==> flow/design.v <==
module cache_calc (
    input   logic           i_clk,
    input   logic           i_nreset,
    input   logic           i_srst,
    input   logic           i_en,
    input   logic   [29:0]  i_addr,  
    input   logic           i_wr_ready,
    output  logic           o_miss_cache,
    output  logic   [7:0]   o_mem_addr_cache,
    output  logic   [7:0]   o_mem_addr_load
    );
    logic   [21:0]  addr_tag;
    logic   [2:0]   addr_block;
    logic   [24:0]  addr_tag_block;
    logic   [4:0]   addr_word;
    logic   [2:0]   addr_group;
    logic   [7:0]   hit_tag_block_bus;
    logic   [2:0]   num_hit_tag_block;
    logic           hit_tag_block;
    logic           miss_tag_block;
    logic           miss_word_group;
    logic           reliability_full;
    logic           lru_bit_replace_en;
    logic           miss_block0;
    logic           hit_block0;
    logic           replace_block0;
    logic           miss_block1;
    logic           hit_block1;
    logic           replace_block1;
    logic           miss_block2;
    logic           hit_block2;
    logic           replace_block2;
    logic           miss_block3;
    logic           hit_block3;
    logic           replace_block3;
    logic           miss_block4;
    logic           hit_block4;
    logic           replace_block4;
    logic           miss_block5;
    logic           hit_block5;
    logic           replace_block5;
    logic           miss_block6;
    logic           hit_block6;
    logic           replace_block6;
    logic           miss_block7;
    logic           hit_block7;
    logic           replace_block7;
    logic   [6:0]   lru_bit;
    logic   [2:0]   num_fetch_block;
    logic   [24:0]  tag_block_mem [7:0];
    logic   [2:0]   addr_load_block;
    logic   [4:0]   addr_load_word;
    logic   [2:0]   dust_mem_sel_group;
    logic   [7:0]   dust_mem [7:0];
    assign addr_tag = i_addr[29:8];
    assign addr_block = i_addr[7:5];
    assign addr_tag_block = {addr_tag, addr_block};
    assign addr_word = i_addr[4:0];
    assign addr_group = addr_word[4:2];
    generate
    genvar i;
    for (i = 0; i < 8; i ++) begin: hit_gen
        assign hit_tag_block_bus[i] = i_en && tag_block_mem[i] == addr_tag_block;
    end endgenerate
    always_comb
        casex (hit_tag_block_bus)
            8'bxxxx_xxx1: num_hit_tag_block = 3'd0;
            8'bxxxx_xx10: num_hit_tag_block = 3'd1;
            8'bxxxx_x100: num_hit_tag_block = 3'd2;
            8'bxxxx_1000: num_hit_tag_block = 3'd3;
            8'bxxx1_0000: num_hit_tag_block = 3'd4;
            8'bxx10_0000: num_hit_tag_block = 3'd5;
            8'bx100_0000: num_hit_tag_block = 3'd6;
            8'b1000_0000: num_hit_tag_block = 3'd7;
            default: num_hit_tag_block = 3'd0;
        endcase
    assign hit_tag_block = |hit_tag_block_bus;
    assign miss_tag_block = i_en & !hit_tag_block;
    assign miss_word_group = i_en && dust_mem[num_hit_tag_block][addr_group] == 1'b0;
    assign o_miss_cache = miss_tag_block | miss_word_group;
    assign lru_bit_replace_en = i_en;
    assign miss_block0 = miss_tag_block & !lru_bit[6] & !lru_bit[4] & !lru_bit[0];
    assign hit_block0 = i_en && hit_tag_block && num_hit_tag_block == 'd0;
    assign replace_block0 = lru_bit_replace_en & (miss_block0 | hit_block0);
    assign miss_block1 = miss_tag_block & miss_tag_block & !lru_bit[6] & !lru_bit[4] & lru_bit[0];
    assign hit_block1 = i_en && hit_tag_block && num_hit_tag_block == 'd1;
    assign replace_block1 = lru_bit_replace_en & (miss_block1 | hit_block1);
    assign miss_block2 = miss_tag_block & !lru_bit[6] & lru_bit[4] & !lru_bit[1];
    assign hit_block2 = i_en && hit_tag_block && num_hit_tag_block == 'd2;
    assign replace_block2 = lru_bit_replace_en & (miss_block2 | hit_block2);
    assign miss_block3 = miss_tag_block & !lru_bit[6] & lru_bit[4] & lru_bit[1];
    assign hit_block3 = i_en && hit_tag_block && num_hit_tag_block == 'd3;
    assign replace_block3 = lru_bit_replace_en & (miss_block3 | hit_block3);
    assign miss_block4 = miss_tag_block & lru_bit[6] & !lru_bit[5] & !lru_bit[2];
    assign hit_block4 = i_en && hit_tag_block && num_hit_tag_block == 'd4;
    assign replace_block4 = lru_bit_replace_en & (miss_block4 | hit_block4);
    assign miss_block5 = miss_tag_block & lru_bit[6] & !lru_bit[5] & lru_bit[2];
    assign hit_block5 = i_en && hit_tag_block && num_hit_tag_block == 'd5;
    assign replace_block5 = lru_bit_replace_en & (miss_block5 | hit_block5);
    assign miss_block6 = miss_tag_block & lru_bit[6] & lru_bit[5] & !lru_bit[3];
    assign hit_block6 = i_en && hit_tag_block && num_hit_tag_block == 'd6;
    assign replace_block6 = lru_bit_replace_en & (miss_block6 | hit_block6);
    assign miss_block7 = miss_tag_block & lru_bit[6] & lru_bit[5] & lru_bit[3];
    assign hit_block7 = i_en && hit_tag_block && num_hit_tag_block == 'd7;
    assign replace_block7 = lru_bit_replace_en & (miss_block7 | hit_block7);
    always_ff @(posedge i_clk, negedge i_nreset)
        if (!i_nreset) lru_bit <= 'd0;
        else if (i_srst) lru_bit <= 'd0;
        else if (replace_block0) begin
            lru_bit[6] <= 1'b1;
            lru_bit[4] <= 1'b1;
            lru_bit[0] <= 1'b1;
        end
        else if (replace_block1) begin
            lru_bit[6] <= 1'b1;
            lru_bit[4] <= 1'b1;
            lru_bit[0] <= 1'b0;
        end
        else if (replace_block2) begin
            lru_bit[6] <= 1'b1;
            lru_bit[4] <= 1'b0;
            lru_bit[1] <= 1'b1;
        end
        else if (replace_block3) begin
            lru_bit[6] <= 1'b1;
            lru_bit[4] <= 1'b0;
            lru_bit[1] <= 1'b0;
        end
        else if (replace_block4) begin
            lru_bit[6] <= 1'b0;
            lru_bit[5] <= 1'b1;
            lru_bit[2] <= 1'b1;
        end
        else if (replace_block5) begin
            lru_bit[6] <= 1'b0;
            lru_bit[5] <= 1'b1;
            lru_bit[2] <= 1'b0;
        end
        else if (replace_block6) begin
            lru_bit[6] <= 1'b0;
            lru_bit[5] <= 1'b0;
            lru_bit[3] <= 1'b1;
        end
        else if (replace_block7) begin
            lru_bit[6] <= 1'b0;
            lru_bit[5] <= 1'b0;
            lru_bit[3] <= 1'b0;
        end
    always_comb
        casex (lru_bit)
            7'b0x0_xxx0: num_fetch_block = 3'd0;
            7'b0x0_xxx1: num_fetch_block = 3'd1;
            7'b0x1_xx0x: num_fetch_block = 3'd2;
            7'b0x1_xx1x: num_fetch_block = 3'd3;
            7'b10x_x0xx: num_fetch_block = 3'd4;
            7'b10x_x1xx: num_fetch_block = 3'd5;
            7'b11x_0xxx: num_fetch_block = 3'd6;
            7'b11x_1xxx: num_fetch_block = 3'd7;
            default: num_fetch_block = 3'd0;
        endcase
    always_ff @(posedge i_clk, negedge i_nreset)
        if (!i_nreset) for (int i = 0; i < 8; i ++) tag_block_mem[i] <= 'd0;
        else if (i_srst) for (int i = 0; i < 8; i ++) tag_block_mem[i] <= 'd0;
        else if (miss_tag_block) tag_block_mem[num_fetch_block] <= addr_tag_block;
    assign addr_load_block = o_mem_addr_load[7:5];
    assign addr_load_word = o_mem_addr_load[4:0];
    assign dust_mem_sel_group = addr_load_word[4:2];
    always_ff @(posedge i_clk, negedge i_nreset)
        if (!i_nreset) for (int i = 0; i < 8; i ++) dust_mem[i] <= 'd0;
        else if (i_srst) for (int i = 0; i < 8; i ++) dust_mem[i] <= 'd0;
        else if (miss_tag_block) dust_mem[num_fetch_block] <= 'd0;
        else if (i_wr_ready) dust_mem[addr_load_block][dust_mem_sel_group] <= 1'b1;
    assign o_mem_addr_cache = {num_hit_tag_block, addr_word};
    always_ff @(posedge i_clk, negedge i_nreset)
        if (!i_nreset) o_mem_addr_load <= 'd0;
        else if (i_srst) o_mem_addr_load <= 'd0;
        else if (i_en && miss_tag_block) o_mem_addr_load <= {num_fetch_block, addr_word};
        else if (i_en && miss_word_group) o_mem_addr_load <= {num_hit_tag_block, addr_word};
endmodule
module cache_ahb_ctrl_mem (
    input   logic           i_hclk,
    input   logic           i_hnreset,
    input   logic           i_hsel,
    input   logic   [31:0]  i_haddr,
    input   logic           i_hwrite,
    input   logic   [ 2:0]  i_hsize,
    input   logic   [ 2:0]  i_hburst,
    input   logic   [ 3:0]  i_hprot,
    input   logic   [ 1:0]  i_htrans,
    input   logic           i_hmastlock,
    input   logic           i_hready,
    input   logic   [31:0]  i_hwdata,
    output  logic           o_hready,
    output  logic           o_hresp,
    output  logic   [31:0]  o_hrdata,
    input   logic           i_nbypass,
    input   logic           i_d_cache_en,
    input   logic   [31:0]  i_climit,
    input   logic           i_prefetch_dis,
    input   logic           i_miss_cache,
    input   logic   [7:0]   i_calc_addr_cache,
    input   logic   [7:0]   i_calc_addr_load,
    output  logic           o_calc_srst,
    output  logic           o_calc_en,
    output  logic           o_calc_wr_rdy,
    output  logic   [29:0]  o_calc_addr,
    input   logic           i_sl_hready,
    input   logic           i_sl_hresp,
    input   logic   [31:0]  i_sl_hrdata,
    output  logic           o_sl_hsel,
    output  logic   [31:0]  o_sl_haddr,
    output  logic           o_sl_hwrite,
    output  logic   [2:0]   o_sl_hsize,
    output  logic   [2:0]   o_sl_hburst,
    output  logic   [3:0]   o_sl_hprot,
    output  logic   [1:0]   o_sl_htrans,
    output  logic           o_sl_hmastlock,
    output  logic           o_sl_hready,
    output  logic   [31:0]  o_sl_hwdata,
    input   logic   [31:0]  i_mem_rdata,
    output  logic           o_mem_en,
    output  logic           o_mem_we,
    output  logic   [7:0]   o_mem_addr
    );
    enum logic [3:0] {IDLE, READ_CACHE, PREREAD_FLASH, READ_FLASH,
                      POST_FLASH, READ_POST_FLASH, PREF_ADDR, PREF_DATA,
                      PRETHROUGH, THROUGH} state_list;
    logic           cache_area;
    logic           cache_en;
    logic           request;
    logic           request_read;
    logic           request_read_ready;
    logic           request_reg;
    logic   [31:0]  haddr;
    logic           hwrite;
    logic   [ 2:0]  hsize;
    logic   [ 2:0]  hburst;
    logic   [ 3:0]  hprot;
    logic   [ 1:0]  htrans;
    logic           hmastlock;
    logic   [31:0]  hwdata;
    logic           switch_read_cache;
    logic           switch_preread_flash;
    logic           switch_read_flash;
    logic           switch_pref_addr_pref;
    logic           switch_pref_addr;
    logic           switch_pref_data;
    logic           switch_prethrough;
    logic           switch_through;
    logic   [3:0]   current_state;
    logic   [3:0]   next_state;
    logic           state_idle;
    logic           state_read_cache;
    logic           state_preread_flash;
    logic           state_read_flash;
    logic           state_post_flash;
    logic           state_read_post_flash;
    logic           state_pref_addr;
    logic           state_pref_data;
    logic           state_pretrough;
    logic           state_through;
    logic           gen_addr_rst_flash;
    logic           gen_addr_rst_pref;
    logic           gen_addr_rst;
    logic           gen_addr_set_1;
    logic           gen_addr_inc_flash;
    logic           gen_addr_inc_pref;
    logic           gen_addr_inc;
    logic   [1:0]   gen_addr;
    logic           gen_addr_full;
    logic           mem_gen_addr_rst;
    logic           mem_gen_addr_replace;
    logic   [1:0]   mem_gen_addr;
    logic           mem_gen_addr_full;
    logic           pref_glob_en;
    logic           pref_glob_en_rst;
    logic           pref_full_frame_set;
    logic           pref_full_frame_rst;
    logic           pref_full_frame;
    logic           pref_haddr_full;
    logic           pref_addr_inc_addr;
    logic           pref_addr_inc_data;
    logic           pref_addr_inc;
    logic   [2:0]   pref_addr;
    logic   [27:0]  pref_addr_comb;
    logic           pref_addr_full;
    logic           pref_calc_en;
    logic           mux_request_read;
    logic           mux_read_flash;
    logic           mux_through;
    logic           mux_pref;
    logic           nbypass_reg;
    assign cache_area = i_haddr < i_climit;
    assign cache_en = i_nbypass & cache_area & (!i_hprot[0] | (i_hprot[0] & i_d_cache_en));
    assign request = i_hsel & i_htrans[1] & i_hready;
    assign request_read = request & !i_hwrite & cache_en;
    assign request_read_ready = request_read & o_hready;
    always_ff @(posedge i_hclk, negedge i_hnreset)
        if (!i_hnreset) request_reg <= 'd0;
        else request_reg <= request;
    always_ff @(posedge i_hclk, negedge i_hnreset)
        if (!i_hnreset) haddr <= 'd0;
        else if (request) haddr <= i_haddr;
    always_ff @(posedge i_hclk, negedge i_hnreset)
        if (!i_hnreset) hwrite <= 'd0;
        else if (request) hwrite <= i_hwrite;
    always_ff @(posedge i_hclk, negedge i_hnreset)
        if (!i_hnreset) hsize <= 'd0;
        else if (request) hsize <= i_hsize;
    always_ff @(posedge i_hclk, negedge i_hnreset)
        if (!i_hnreset) hburst <= 'd0;
        else if (request) hburst <= i_hburst;
    always_ff @(posedge i_hclk, negedge i_hnreset)
        if (!i_hnreset) hprot <= 'd0;
        else if (request) hprot <= i_hprot;
    always_ff @(posedge i_hclk, negedge i_hnreset)
        if (!i_hnreset) htrans <= 'd0;
        else if (request) htrans <= i_htrans;
    always_ff @(posedge i_hclk, negedge i_hnreset)
        if (!i_hnreset) hmastlock <= 'd0;
        else if (request) hmastlock <= i_hmastlock;
    always_ff @(posedge i_hclk, negedge i_hnreset)
        if (!i_hnreset) hwdata <= 'd0;
        else if (request_reg) hwdata <= i_hwdata;
    assign o_hready = !state_pretrough & !state_through & !state_preread_flash & !state_read_flash & !state_post_flash
                      | (state_through & i_sl_hready);
    assign o_hresp = state_through ? i_sl_hresp: 1'b0;
    assign o_hrdata = state_read_cache || state_read_post_flash ? i_mem_rdata:
                      state_through ? i_sl_hrdata: 'd0;
    assign switch_read_cache = request_read_ready & !i_miss_cache;
    assign switch_preread_flash = request_read_ready & i_miss_cache & !i_sl_hready;
    assign switch_read_flash = request_read_ready & i_miss_cache & i_sl_hready;
    assign switch_pref_addr_pref = pref_glob_en & !pref_addr_full & !pref_haddr_full;
    assign switch_pref_addr = state_idle & i_sl_hready & !request & !i_prefetch_dis & i_nbypass & switch_pref_addr_pref;
    assign switch_pref_data = !request & !i_hwrite & i_miss_cache & !gen_addr_full & !i_prefetch_dis & i_nbypass;
    assign switch_prethrough = i_hsel & i_htrans[1] & !cache_en & !i_sl_hready;
    assign switch_through = i_hsel & i_htrans[1] & !cache_en & i_sl_hready;
    always_ff @(posedge i_hclk, negedge i_hnreset)
        if (!i_hnreset) current_state <= IDLE;
        else current_state <= next_state;
    always_comb
        case (current_state)
            IDLE:
                if (switch_through)
                    next_state = THROUGH;
                else if (switch_prethrough)
                    next_state = PRETHROUGH;
                else if (switch_read_cache)
                    next_state = READ_CACHE;
                else if (switch_preread_flash)
                    next_state = PREREAD_FLASH;
                else if (switch_read_flash)
                    next_state = READ_FLASH;
                else if (switch_pref_addr)
                    next_state = PREF_ADDR;
                else
                    next_state = IDLE;
            READ_CACHE:
                if (switch_through)
                    next_state = THROUGH;
                else if (switch_prethrough)
                    next_state = PRETHROUGH;
                else if (switch_preread_flash)
                    next_state = PREREAD_FLASH;
                else if (switch_read_flash)
                    next_state = READ_FLASH;
                else if (!request_read_ready)
                    next_state = IDLE;
                else
                    next_state = READ_CACHE;
            PREREAD_FLASH:
                if (i_sl_hready)
                    next_state = READ_FLASH;
                else
                    next_state = PREREAD_FLASH;
            READ_FLASH:
                if (o_calc_wr_rdy)
                    next_state = POST_FLASH;
                else
                    next_state = READ_FLASH;
            POST_FLASH:
                next_state = READ_POST_FLASH;
            READ_POST_FLASH:
                if (switch_through)
                    next_state = THROUGH;
                else if (switch_prethrough)
                    next_state = PRETHROUGH;
                else if (switch_read_cache)
                    next_state = READ_CACHE;
                else if (!request_read_ready)
                    next_state = IDLE;
                else
                    next_state = READ_FLASH;
            PREF_ADDR:
                if (switch_through)
                    next_state = THROUGH;
                else if (switch_prethrough)
                    next_state = PRETHROUGH;
                else if (switch_read_cache)
                    next_state = READ_CACHE;
                else if (switch_preread_flash)
                    next_state = PREREAD_FLASH;
                else if (switch_read_flash)
                    next_state = READ_FLASH;
                else if (i_prefetch_dis || (pref_addr_full && !i_miss_cache))
                    next_state = IDLE;
                else if (switch_pref_data)
                    next_state = PREF_DATA;
                else
                    next_state = PREF_ADDR;
            PREF_DATA:
                if (switch_through)
                    next_state = THROUGH;
                else if (switch_prethrough)
                    next_state = PRETHROUGH;
                else if (switch_read_cache)
                    next_state = READ_CACHE;
                else if (switch_preread_flash)
                    next_state = PREREAD_FLASH;
                else if (switch_read_flash)
                    next_state = READ_FLASH;
                else if (i_prefetch_dis || (pref_full_frame && mem_gen_addr_full && o_calc_wr_rdy))
                    next_state = IDLE;
                else if (switch_pref_addr && !i_miss_cache)
                    next_state = PREF_ADDR;
                else
                    next_state = PREF_DATA;
            PRETHROUGH:
                if (i_sl_hready)
                    next_state = THROUGH;
                else
                    next_state = PRETHROUGH;
            THROUGH:
                if (switch_read_cache)
                    next_state = READ_CACHE;
                else if (switch_preread_flash)
                    next_state = PREREAD_FLASH;
                else if (switch_read_flash)
                    next_state = READ_FLASH;
                else if (i_sl_hready && !request)
                    next_state = IDLE;
                else
                    next_state = THROUGH;
            default:
                next_state = IDLE;
        endcase
    assign state_idle = current_state == IDLE;
    assign state_read_cache = current_state == READ_CACHE;
    assign state_preread_flash = current_state == PREREAD_FLASH;
    assign state_read_flash = current_state == READ_FLASH;
    assign state_post_flash = current_state == POST_FLASH;
    assign state_read_post_flash = current_state == READ_POST_FLASH;
    assign state_pref_addr = current_state == PREF_ADDR;
    assign state_pref_data = current_state == PREF_DATA;
    assign state_pretrough = current_state == PRETHROUGH;
    assign state_through = current_state == THROUGH;
    assign gen_addr_rst_flash = !state_read_flash | (state_read_flash & o_calc_wr_rdy);
    assign gen_addr_rst_pref = !state_pref_addr & !state_pref_data;
    assign gen_addr_rst = !gen_addr_set_1
        & ((switch_read_flash & !i_sl_hready) | (gen_addr_rst_flash & gen_addr_rst_pref));
    assign gen_addr_set_1 = (switch_read_flash | state_preread_flash) & i_sl_hready;
    assign gen_addr_inc_flash = (state_read_flash & i_sl_hready & !mem_gen_addr_full);
    assign gen_addr_inc_pref = (state_pref_addr & i_miss_cache) | (state_pref_data & i_sl_hready & !pref_full_frame);
    assign gen_addr_inc = !gen_addr_rst & !gen_addr_set_1 & (gen_addr_inc_flash | gen_addr_inc_pref);
    always_ff @(posedge i_hclk, negedge i_hnreset)
        if (!i_hnreset) gen_addr <= 'd0;
        else if (gen_addr_rst) gen_addr <= 'd0;
        else if (gen_addr_set_1) gen_addr <= 2'd1;
        else if (gen_addr_inc) gen_addr <= gen_addr + 2'd1;
    assign gen_addr_full = &gen_addr;
    assign mem_gen_addr_rst = switch_read_flash | switch_pref_addr;
    assign mem_gen_addr_replace = o_mem_we;
    always_ff @(posedge i_hclk, negedge i_hnreset)
        if (!i_hnreset) mem_gen_addr <= 'd0;
        else if (mem_gen_addr_rst) mem_gen_addr <= 'd0;
        else if (mem_gen_addr_replace) mem_gen_addr <= gen_addr;
    assign mem_gen_addr_full = &mem_gen_addr;
    assign o_mem_en = switch_read_cache | o_mem_we | state_post_flash;
    assign o_mem_we = (state_read_flash | state_pref_data) & i_sl_hready;
    always_comb
        casex ({switch_read_cache, state_read_flash, state_post_flash, state_pref_data})
            4'b1xxx: o_mem_addr = i_calc_addr_cache;
            4'b01xx: o_mem_addr = {i_calc_addr_load[7:2], mem_gen_addr};
            4'b001x: o_mem_addr = i_calc_addr_load;
            4'b0001: o_mem_addr = {i_calc_addr_load[7:2], mem_gen_addr};
            default: o_mem_addr = 'd0;
        endcase
    assign pref_glob_en_rst = state_through | !i_nbypass | i_prefetch_dis;
    always_ff @(posedge i_hclk, negedge i_hnreset)
        if (!i_hnreset) pref_glob_en <= 'd0;
        else if (pref_glob_en_rst) pref_glob_en <= 1'b0;
        else if (request_read_ready) pref_glob_en <= 1'b1;
    assign pref_full_frame_set = pref_addr_full & gen_addr_full & gen_addr_inc;
    assign pref_full_frame_rst = mem_gen_addr_full & mem_gen_addr_replace & o_calc_wr_rdy;
    always_ff @(posedge i_hclk, negedge i_hnreset)
        if (!i_hnreset) pref_full_frame <= 'd0;
        else if (pref_full_frame_set) pref_full_frame <= 1'b1;
        else if (pref_full_frame_rst) pref_full_frame <= 1'b0;
    assign pref_haddr_full = haddr[6:4] == 3'h7;
    assign pref_addr_inc_addr = state_pref_addr & !i_miss_cache;
    assign pref_addr_inc_data = state_pref_data & gen_addr_full & gen_addr_inc;
    assign pref_addr_inc = (pref_addr_inc_addr | pref_addr_inc_data) & !pref_addr_full;
    always_ff @(posedge i_hclk, negedge i_hnreset)
        if (!i_hnreset) pref_addr <= 'd0;
        else if (switch_pref_addr) pref_addr <= haddr[6:4] + 3'h1;
        else if (pref_addr_inc) pref_addr <= pref_addr + 3'h1;
    assign pref_addr_comb = {haddr[31:7], pref_addr};
    assign pref_addr_full = &pref_addr;
    assign pref_calc_en = !request_read & (state_pref_addr | (state_pref_data & o_calc_wr_rdy & !pref_full_frame));
    assign mux_request_read = request_read & i_miss_cache;
    assign mux_read_flash = state_read_flash & !mem_gen_addr_full | state_preread_flash;
    assign mux_through = (switch_through | state_through) & !switch_read_cache;
    assign mux_pref = (state_pref_addr | state_pref_data) & !pref_full_frame;
    always_comb
        casex ({mux_request_read, mux_read_flash, state_pretrough, mux_through, mux_pref})
            5'b1_xxxx:
                begin
                    o_sl_hsel = 1'b1;
                    o_sl_haddr = {i_haddr[31:4], 4'h0};
                    o_sl_hwrite = 1'b0;
                    o_sl_hsize = 3'h2;
                    o_sl_hburst = i_hburst;
                    o_sl_hprot = i_hprot;
                    o_sl_htrans = i_htrans;
                    o_sl_hmastlock = i_hmastlock;
                    o_sl_hready = i_hready & i_sl_hready;
                    o_sl_hwdata = i_hwdata;
                end
            5'b0_1xxx:
                begin
                    o_sl_hsel = !mem_gen_addr_full;
                    o_sl_haddr = {haddr[31:4], gen_addr, 2'h0};
                    o_sl_hwrite = 1'b0;
                    o_sl_hsize = 3'h2;
                    o_sl_hburst = hburst;
                    o_sl_hprot = hprot;
                    o_sl_htrans = htrans;
                    o_sl_hmastlock = hmastlock;
                    o_sl_hready = i_sl_hready;
                    o_sl_hwdata = 32'd0;
                end
            5'b0_01xx:
                begin
                    o_sl_hsel = 1'b1;
                    o_sl_haddr = haddr;
                    o_sl_hwrite = hwrite;
                    o_sl_hsize = hsize;
                    o_sl_hburst = hburst;
                    o_sl_hprot = hprot;
                    o_sl_htrans = htrans;
                    o_sl_hmastlock = hmastlock;
                    o_sl_hready = i_sl_hready;
                    o_sl_hwdata = hwdata;
                end
            5'b0_001x:
                begin
                    o_sl_hsel = i_hsel;
                    o_sl_haddr = i_haddr;
                    o_sl_hwrite = i_hwrite;
                    o_sl_hsize = i_hsize;
                    o_sl_hburst = i_hburst;
                    o_sl_hprot = i_hprot;
                    o_sl_htrans = i_htrans;
                    o_sl_hmastlock = i_hmastlock;
                    o_sl_hready = i_hready;
                    o_sl_hwdata = i_hwdata;
                end
            5'b0_0001:
                begin
                    o_sl_hsel = !pref_full_frame;
                    o_sl_haddr = {pref_addr_comb, gen_addr, 2'h0};
                    o_sl_hwrite = 1'b0;
                    o_sl_hsize = 3'h2;
                    o_sl_hburst = 3'h0;
                    o_sl_hprot = 4'h1;
                    o_sl_htrans = 2'h2;
                    o_sl_hmastlock = 1'b0;
                    o_sl_hready = i_sl_hready;
                    o_sl_hwdata = 32'd0;
                end
            default:
                begin
                    o_sl_hsel = 1'b0;
                    o_sl_haddr = 32'd0;
                    o_sl_hwrite = 1'b0;
                    o_sl_hsize = 3'h0;
                    o_sl_hburst = 3'h0;
                    o_sl_hprot = 4'h0;
                    o_sl_htrans = 2'h0;
                    o_sl_hmastlock = 1'b0;
                    o_sl_hready = i_sl_hready;
                    o_sl_hwdata = i_hwdata;
                end
        endcase
    always_ff @(posedge i_hclk, negedge i_hnreset)
        if (!i_hnreset) nbypass_reg <= 'd0;
        else nbypass_reg <= i_nbypass;
    assign o_calc_srst = i_nbypass & !nbypass_reg;
    assign o_calc_en = request_read_ready | pref_calc_en;
    assign o_calc_wr_rdy = mem_gen_addr_full & o_mem_we;
    assign o_calc_addr = request_read_ready ? i_haddr[31:2]: {pref_addr_comb, 2'h0};
endmodule
module cache (
    input   logic           i_hclk,
    input   logic           i_hnreset,
    input   logic           i_hsel_m,
    input   logic   [31:0]  i_haddr_m,
    input   logic           i_hwrite_m,
    input   logic   [ 2:0]  i_hsize_m,
    input   logic   [ 2:0]  i_hburst_m,
    input   logic   [ 3:0]  i_hprot_m,
    input   logic   [ 1:0]  i_htrans_m,
    input   logic           i_hmastlock_m,
    input   logic           i_hready_m,
    input   logic   [31:0]  i_hwdata_m,
    output  logic           o_hready_m,
    output  logic           o_hresp_m,
    output  logic   [31:0]  o_hrdata_m,
    input   logic           i_nbypass,
    input   logic   [31:0]  i_climit,
    input   logic           i_d_cache_en,
    output  logic           o_hsel_sl,
    output  logic           o_hready_i_sl,
    output  logic   [31:0]  o_haddr_sl,
    output  logic           o_hwrite_sl,
    output  logic   [2:0]   o_hsize_sl,
    output  logic   [1:0]   o_htrans_sl,
    output  logic   [31:0]  o_hwdata_sl,
    input   logic   [31:0]  i_hrdata_sl,
    input   logic           i_hready_o_sl,
    input   logic           i_hresp_sl,
    output  logic           o_mem_en,
    output  logic           o_mem_we,
    output  logic   [7:0]   o_mem_addr,
    output  logic   [31:0]  o_mem_wdata,
    input   logic   [31:0]  i_mem_rdata
    );
    logic           miss_cache;
    logic           calc_sync_rst;
    logic           calc_en;
    logic   [29:0]  calc_addr;
    logic           calc_wr_rdy;
    logic   [7:0]   calc_mem_addr_cache;
    logic   [7:0]   calc_mem_addr_load;
    logic   [31:0]  mem_rdata;
    logic           mem_en;
    logic           mem_we;
    logic   [7:0]   mem_addr;
    cache_ahb_ctrl_mem cache_ahb_ctrl_mem (
        .i_hclk (i_hclk),
        .i_hnreset (i_hnreset),
        .i_hsel (i_hsel_m),
        .i_haddr (i_haddr_m),
        .i_hwrite (i_hwrite_m),
        .i_hsize (i_hsize_m),
        .i_hburst (i_hburst_m),
        .i_hprot (i_hprot_m),
        .i_htrans (i_htrans_m),
        .i_hmastlock (i_hmastlock_m),
        .i_hready (i_hready_m),
        .i_hwdata (i_hwdata_m),
        .o_hready (o_hready_m),
        .o_hresp (o_hresp_m),
        .o_hrdata (o_hrdata_m),
        .i_nbypass (i_nbypass),
        .i_d_cache_en (i_d_cache_en),
        .i_climit (i_climit),
        .i_prefetch_dis (1'b1),
        .i_miss_cache (miss_cache),
        .i_calc_addr_cache (calc_mem_addr_cache),
        .i_calc_addr_load (calc_mem_addr_load),
        .o_calc_srst (calc_sync_rst),
        .o_calc_en (calc_en),
        .o_calc_wr_rdy (calc_wr_rdy),
        .o_calc_addr (calc_addr),
        .i_sl_hready (i_hready_o_sl),
        .i_sl_hresp (i_hresp_sl),
        .i_sl_hrdata (i_hrdata_sl),
        .o_sl_hsel (o_hsel_sl),
        .o_sl_haddr (o_haddr_sl),
        .o_sl_hwrite (o_hwrite_sl),
        .o_sl_hsize (o_hsize_sl),
        .o_sl_hburst (),
        .o_sl_hprot (),
        .o_sl_htrans (o_htrans_sl),
        .o_sl_hmastlock (),
        .o_sl_hready (o_hready_i_sl),
        .o_sl_hwdata (o_hwdata_sl),
        .i_mem_rdata (mem_rdata),
        .o_mem_en (mem_en),
        .o_mem_we (mem_we),
        .o_mem_addr (mem_addr)
        );
    cache_calc cache_calc (
        .i_clk (i_hclk),
        .i_nreset (i_hnreset),
        .i_srst (calc_sync_rst),
        .i_en (calc_en),
        .i_addr (calc_addr),
        .i_wr_ready (calc_wr_rdy),
        .o_miss_cache (miss_cache),
        .o_mem_addr_cache (calc_mem_addr_cache),
        .o_mem_addr_load (calc_mem_addr_load)
        );
    assign o_mem_en = mem_en;
    assign o_mem_we = mem_we;
    assign o_mem_addr = mem_addr;
    assign o_mem_wdata = i_hrdata_sl;
    assign mem_rdata = i_mem_rdata;
endmodule
# Tool chain data of cache
# Tool output for the design above, in the order of the flow.
# Lines are those of the file above, counted from 1.
# Cell names lack the library's common part.
# Not given: --
[inputs]
design = "cache"
clock = "i_hclk"
lib = "sky130hd"
lib_corner = "tt_025C_1v80"

# Elaborated design
# Yosys after proc, flatten, opt, wreduce and memory -nomap, before mapping. Print and check cells are not counted.
[classes]
n_addsub = 3
compare = 1
n_eq = 81
n_shift = 2
muxes = 154
bitwise = 116
n_reduce_logical = 124
[ops]
columns = ["op", "count"]
rows = [
  ["25-bit two-way mux", 24],
  ["8-bit two-way mux", 43],
  ["25-bit equality test", 8],
  ["32-bit case mux with 5-bit select", 1],
  ["7-bit OR reduction", 16],
  ["1-bit AND", 73],
  ["8-bit AND", 8],
  ["8-bit OR", 8],
  ["32-bit case mux with 2-bit select", 1],
  ["8-bit case mux with 8-bit select", 1],
  ["32-bit two-way mux", 2],
  ["4-bit two-way mux", 15],
  ["3-bit equality test (second input constant)", 17],
  ["1-bit two-way mux", 49],
  ["32-bit < comparator", 1],
  ["4-bit case mux with 8-bit select", 1],
  ["3-bit AND reduction", 10],
  ["30-bit two-way mux", 1],
  ["1-bit zero test", 29],
  ["1-bit OR", 25],
  ["3-bit by 1-bit != test with 1-bit output (second input constant)", 8],
  ["3-bit by 2-bit equality test with 1-bit output (second input constant)", 8],
  ["3-bit != test (second input constant)", 8],
  ["8-bit case mux with 3-bit select", 1],
  ["3-bit case mux with 8-bit select", 1],
  ["2-bit nonzero test", 11],
  ["1-bit logical AND", 21],
  ["3-bit nonzero test", 7],
]
# Not listed: further kinds 38, cells in them 83.
[bits]
regBits = 363
input_bits = 182
elab_cells = 517

# Depth
# Longest topological path by Yosys (ltp), each cell counted once; first at word level (registers and memories cut), then after technology mapping (sequential cells cut; the memories' decode and read muxes count).
[logic_depth]
word_depth = 31
ABC_AREA = 1
ltp_mapped = 46

# After synthesis
# The flow's flattened synthesis, as Yosys stat reports it; memories are mapped. The netlist is that of the ABC_AREA named above (0 if unset); the other value can give another one.
[synth_totals]
cell_count = 3160
synth_area_mm2 = 0.0221537
seq_area_mm2 = 0.009085
flip_flops = 363
buffers = 151
[types]
columns = ["type", "count", "type_area_um2"]
rows = [
  ["dfrtp_1", 362, 9.06E+03],
  ["nand2_1", 1018, 3.82E+03],
  ["inv_1", 445, 1.67E+03],
  ["o21ai_0", 285, 1.43E+03],
  ["nand3_1", 257, 1.29E+03],
  ["nor2_1", 188, 705.677],
  ["a21oi_1", 104, 520.499],
  ["ha_1", 34, 425.408],
  ["nand4_1", 50, 312.8],
  ["buf_4", 40, 300.288],
  ["o21ai_1", 52, 260.25],
  ["clkbuf_1", 66, 247.738],
  ["mux2_2", 19, 213.955],
  ["nand4_2", 17, 212.704],
  ["nand2_2", 33, 206.448],
  ["mux2_1", 18, 202.694],
  ["xor2_1", 23, 201.443],
  ["buf_2", 35, 175.168],
]
# Not listed: further types 33, cells in them 114.

# Timing after synthesis
# OpenSTA on the mapped netlist: ideal clock, no wires. The path of least setup slack (recovery checks aside). Input and output delay are each 20% of the period. Register names are those of the netlist, which keeps one name where synthesis merged equal registers.
[synth_timing]
path_type = "input -> output"
start = "in i_climit[21]"
end = "out o_hwdata_sl[18]"
period_ns = 12.0
input_delay_ns = 2.400
out_delay_ns = 2.400
arrival_ns = 6.469
required_time_ns = 9.600
path_slack_ns = 3.131
path_delay_ns = 4.069
path_stages = 39
n_path_buf = 4
period_less_setup_slack_ns = 8.869
# "path_delay_ns" = arrival - input delay + setup time.
# At an output port there is no setup time.
# "path_stages" counts driving pins, that of a launching flip-flop among them; a cell with two outputs on the path counts twice.
# "period_less_setup_slack_ns" = period - worst setup slack (recovery checks aside). The figure is calculated, with input and output delays left at 20% of the set period.
# Between the ends stands the longest chain of elaborated cells between them, by number of cells; it is not shown to be the way that was timed. Of several equally long chains one is given.
# A line is the first line of the expression or statement that the cell stems from. Yosys adds cells for indexed reads and writes and turns some case tables into memories.
[synth_via]
path_cell_list = "inv_1 > ha_1 > a21oi_1 > nor2_1 > nor2_1 > nand3_1 > a21oi_1 > nand3_2 > nor2_4 > buf_6 > nand4_1 > nand2_4 > nand2_1 > nand2_1 > nand2_1 > nor2_1 > nand2_1 > nor2_1 > (+3 left out) > nand3_1 > nand2_2 > nor2_4 > buf_6 > nand3_1 > nand2_1 > nor2_1 > nand2_1 > nand2_1 > nand3_1 > nand3_1 > nand3_4 > nand2_4 > inv_4 > nand4_4 > buf_6 > buf_4 > o21ai_1"
elab_chain_cells = 23
cone_cells = 63
cone_classes = "compare: 1; eq/ne: 25; shift: 1; mux: 4; logic: 15; reduce/logical: 17"
[synth_lines]
columns = ["item", "line_no", "text"]
rows = [
  ["start, declared", 620, "input   logic   [31:0]  i_climit,"],
  ["32-bit < comparator", 293, "assign cache_area = i_haddr < i_climit;"],
  ["1-bit AND (2 in a row)", 294, "assign cache_en = i_nbypass & cache_area & (!i_hprot[0] | (i_hprot[0] & i_d_cache_en));"],
  ["1-bit AND", 296, "assign request_read = request & !i_hwrite & cache_en;"],
  ["1-bit zero test", 509, "assign pref_calc_en = !request_read & (state_pref_addr | (state_pref_data & o_calc_wr_rdy & !pref_full_frame)) ..."],
  ["1-bit AND", 509, ""],
  ["1-bit OR", 599, "assign o_calc_en = request_read_ready | pref_calc_en;"],
  ["1-bit logical AND", 63, "assign hit_tag_block_bus[i] = i_en && tag_block_mem[i] == addr_tag_block;"],
  ["(+8 left out)", "--", ""],
  ["1-bit zero test", 330, "assign switch_read_cache = request_read_ready & !i_miss_cache;"],
  ["1-bit AND", 330, ""],
  ["1-bit zero test", 512, "assign mux_through = (switch_through | state_through) & !switch_read_cache;"],
  ["1-bit AND", 512, ""],
  ["5-bit by 1-bit equality test with 1-bit output", 515, "casex ({mux_request_read, mux_read_flash, state_pretrough, mux_through, mux_pref})"],
  ["2-bit OR reduction", "--", ""],
  ["32-bit case mux with 2-bit select", 515, ""],
  ["end, declared", 628, "output  logic   [31:0]  o_hwdata_sl,"],
]

# Worst path after layout
# From the final timing report of run A: the path of least setup slack in the routed layout; clock arrival at registers is part of the times.
[layout_timing]
path_type = "input -> output"
start = "in i_haddr_m[27]"
end = "out o_hwdata_sl[7]"
period_ns = 12.0
input_delay_ns = 2.40
out_delay_ns = 2.40
arrival_ns = 9.32
required_time_ns = 9.60
path_slack_ns = 0.28
path_stages = 41
n_path_buf = 4
# Between the ends stands the longest chain of elaborated cells between them, by number of cells; it is not shown to be the way that was timed. Of several equally long chains one is given.
[layout_via]
path_cell_list = "clkdlybuf4s50_1 > ha_1 > a21oi_1 > o21ai_0 > nand2_1 > nand2_1 > a21oi_1 > nand3_2 > nor2_4 > nand3_4 > buf_4 > nand2_2 > nand2_1 > nand2_1 > nand2_1 > nor2_1 > and2_0 > nand2_1 > (+5 left out) > nand2_4 > nand2_2 > inv_1 > nand2_1 > nand2_1 > nor2_1 > nand2_1 > nand2_1 > nand3_1 > nand3_1 > nand3_4 > nand2_4 > inv_6 > nand4_4 > buf_12 > nand3_1 > o21ai_1 > clkdlybuf4s50_1"
elab_chain_cells = 23
cone_cells = 63
cone_classes = "compare: 1; eq/ne: 25; shift: 1; mux: 4; logic: 15; reduce/logical: 17"
[layout_lines]
columns = ["item", "line_no", "text"]
rows = [
  ["start, declared", 607, "input   logic   [31:0]  i_haddr_m,"],
  ["32-bit < comparator", 293, "assign cache_area = i_haddr < i_climit;"],
  ["1-bit AND (2 in a row)", 294, "assign cache_en = i_nbypass & cache_area & (!i_hprot[0] | (i_hprot[0] & i_d_cache_en));"],
  ["1-bit AND", 296, "assign request_read = request & !i_hwrite & cache_en;"],
  ["1-bit zero test", 509, "assign pref_calc_en = !request_read & (state_pref_addr | (state_pref_data & o_calc_wr_rdy & !pref_full_frame)) ..."],
  ["1-bit AND", 509, ""],
  ["1-bit OR", 599, "assign o_calc_en = request_read_ready | pref_calc_en;"],
  ["1-bit logical AND", 63, "assign hit_tag_block_bus[i] = i_en && tag_block_mem[i] == addr_tag_block;"],
  ["(+8 left out)", "--", ""],
  ["1-bit zero test", 330, "assign switch_read_cache = request_read_ready & !i_miss_cache;"],
  ["1-bit AND", 330, ""],
  ["1-bit zero test", 512, "assign mux_through = (switch_through | state_through) & !switch_read_cache;"],
  ["1-bit AND", 512, ""],
  ["5-bit by 1-bit equality test with 1-bit output", 515, "casex ({mux_request_read, mux_read_flash, state_pretrough, mux_through, mux_pref})"],
  ["2-bit OR reduction", "--", ""],
  ["32-bit case mux with 2-bit select", 515, ""],
  ["end, declared", 628, "output  logic   [31:0]  o_hwdata_sl,"],
]

# Settings and measured results of 5 stored flow runs for module cache (sky130hd), not sorted in any way. The constraints put input and output delay at 20% of the set period each and load the outputs with 0.01 pF.
# "achieved_clock_period_ns" means the clock period less the worst setup slack. The figure is calculated, with input and output delays left at 20% of the set period.
# "worstPathTime_ns" = time allowed to the worst setup path (clock period - input delay - output delay, where it has them) - its slack; a late launch clock adds to it, a late capture clock takes from it.
# By "fin_power_mw" is meant OpenSTA's value without simulated activity: inputs other than the clock are taken to toggle once in ten clock periods, and the tool carries that through the logic.

[[run]]
name = "run A"
[run.settings]
ABC_AREA = 1
CAP_MARGIN = 25
CORE_MARGIN = 4
CORE_UTILIZATION = 65
CTS_CLUSTER_DIAMETER = 107
CTS_CLUSTER_SIZE = 94
MAX_ROUTING_LAYER = "met5"
PLACE_DENSITY = 0.42
SLEW_MARGIN = 25
period_ns = 12.0
[run.results]
die_footprint_mm2 = 0.0371005
achieved_clock_period_ns = 11.719
final_stdcell_area_mm2 = 0.0263978
worstPathTime_ns = 6.92
worst_path_kind = "input -> output"
tns_ns = 0.000
yosys.chip_area_mm2 = 0.0221537
timing.setup.ws_ns = 0.281
fin_power_mw = 3.870
hold_worst_slack_ns = 0.493

[[run]]
name = "run B"
[run.settings]
ABC_AREA = 1
CAP_MARGIN = 25
CORE_MARGIN = 4
CORE_UTILIZATION = 22
CTS_CLUSTER_SIZE = 94
MAX_ROUTING_LAYER = "met5"
SLEW_MARGIN = 25
period_ns = 12.0
[run.results]
die_footprint_mm2 = 0.10584
achieved_clock_period_ns = 11.612
final_stdcell_area_mm2 = 0.0285524
worstPathTime_ns = 6.81
worst_path_kind = "input -> output"
tns_ns = 0.000
yosys.chip_area_mm2 = 0.0221537
timing.setup.ws_ns = 0.388
fin_power_mw = 4.404
hold_worst_slack_ns = 0.468

[[run]]
name = "run C"
[run.settings]
CORE_MARGIN = 10
CORE_UTILIZATION = 37
GPL_ROUTABILITY_DRIVEN = 0
PLACE_DENSITY_LB_ADDON = 0.16
SETUP_SLACK_MARGIN = 3.15
period_ns = 18.1
CAP_MARGIN = 20
SLEW_MARGIN = 20
[run.results]
die_footprint_mm2 = 0.0720332
achieved_clock_period_ns = 14.742
final_stdcell_area_mm2 = 0.0284385
worstPathTime_ns = 7.50
worst_path_kind = "input -> output"
tns_ns = 0.000
yosys.chip_area_mm2 = 0.0228281
timing.setup.ws_ns = 3.358
fin_power_mw = 2.707
hold_worst_slack_ns = 0.457

[[run]]
name = "run D"
[run.settings]
ABC_AREA = 1
CAP_MARGIN = 25
CORE_ASPECT_RATIO = 1.12
CORE_MARGIN = 4
CORE_UTILIZATION = 53
CTS_CLUSTER_DIAMETER = 293
CTS_CLUSTER_SIZE = 56
HOLD_SLACK_MARGIN = 0.09
MAX_ROUTING_LAYER = "met5"
PLACE_DENSITY = 0.42
SLEW_MARGIN = 25
TNS_END_PERCENT = 90
period_ns = 11.4
[run.results]
die_footprint_mm2 = 0.0451399
achieved_clock_period_ns = 11.110
final_stdcell_area_mm2 = 0.0267156
worstPathTime_ns = 6.55
worst_path_kind = "input -> output"
tns_ns = 0.000
yosys.chip_area_mm2 = 0.0221537
timing.setup.ws_ns = 0.290
fin_power_mw = 4.009
hold_worst_slack_ns = 0.507

[[run]]
name = "run E"
[run.settings]
CAP_MARGIN = 5
CELL_PAD_IN_SITES_DETAIL_PLACEMENT = 1
CELL_PAD_IN_SITES_GLOBAL_PLACEMENT = 1
CORE_UTILIZATION = 72
CTS_CLUSTER_DIAMETER = 236
CTS_CLUSTER_SIZE = 17
HOLD_SLACK_MARGIN = 0.28
MAX_ROUTING_LAYER = "met4"
MIN_ROUTING_LAYER = "met2"
PLACE_DENSITY_LB_ADDON = 0.25
SETUP_SLACK_MARGIN = 0.46
period_ns = 12.0
CORE_MARGIN = 2
SLEW_MARGIN = 20
[run.results]
outcome = "unfinished; error FLW-0024 in placement"
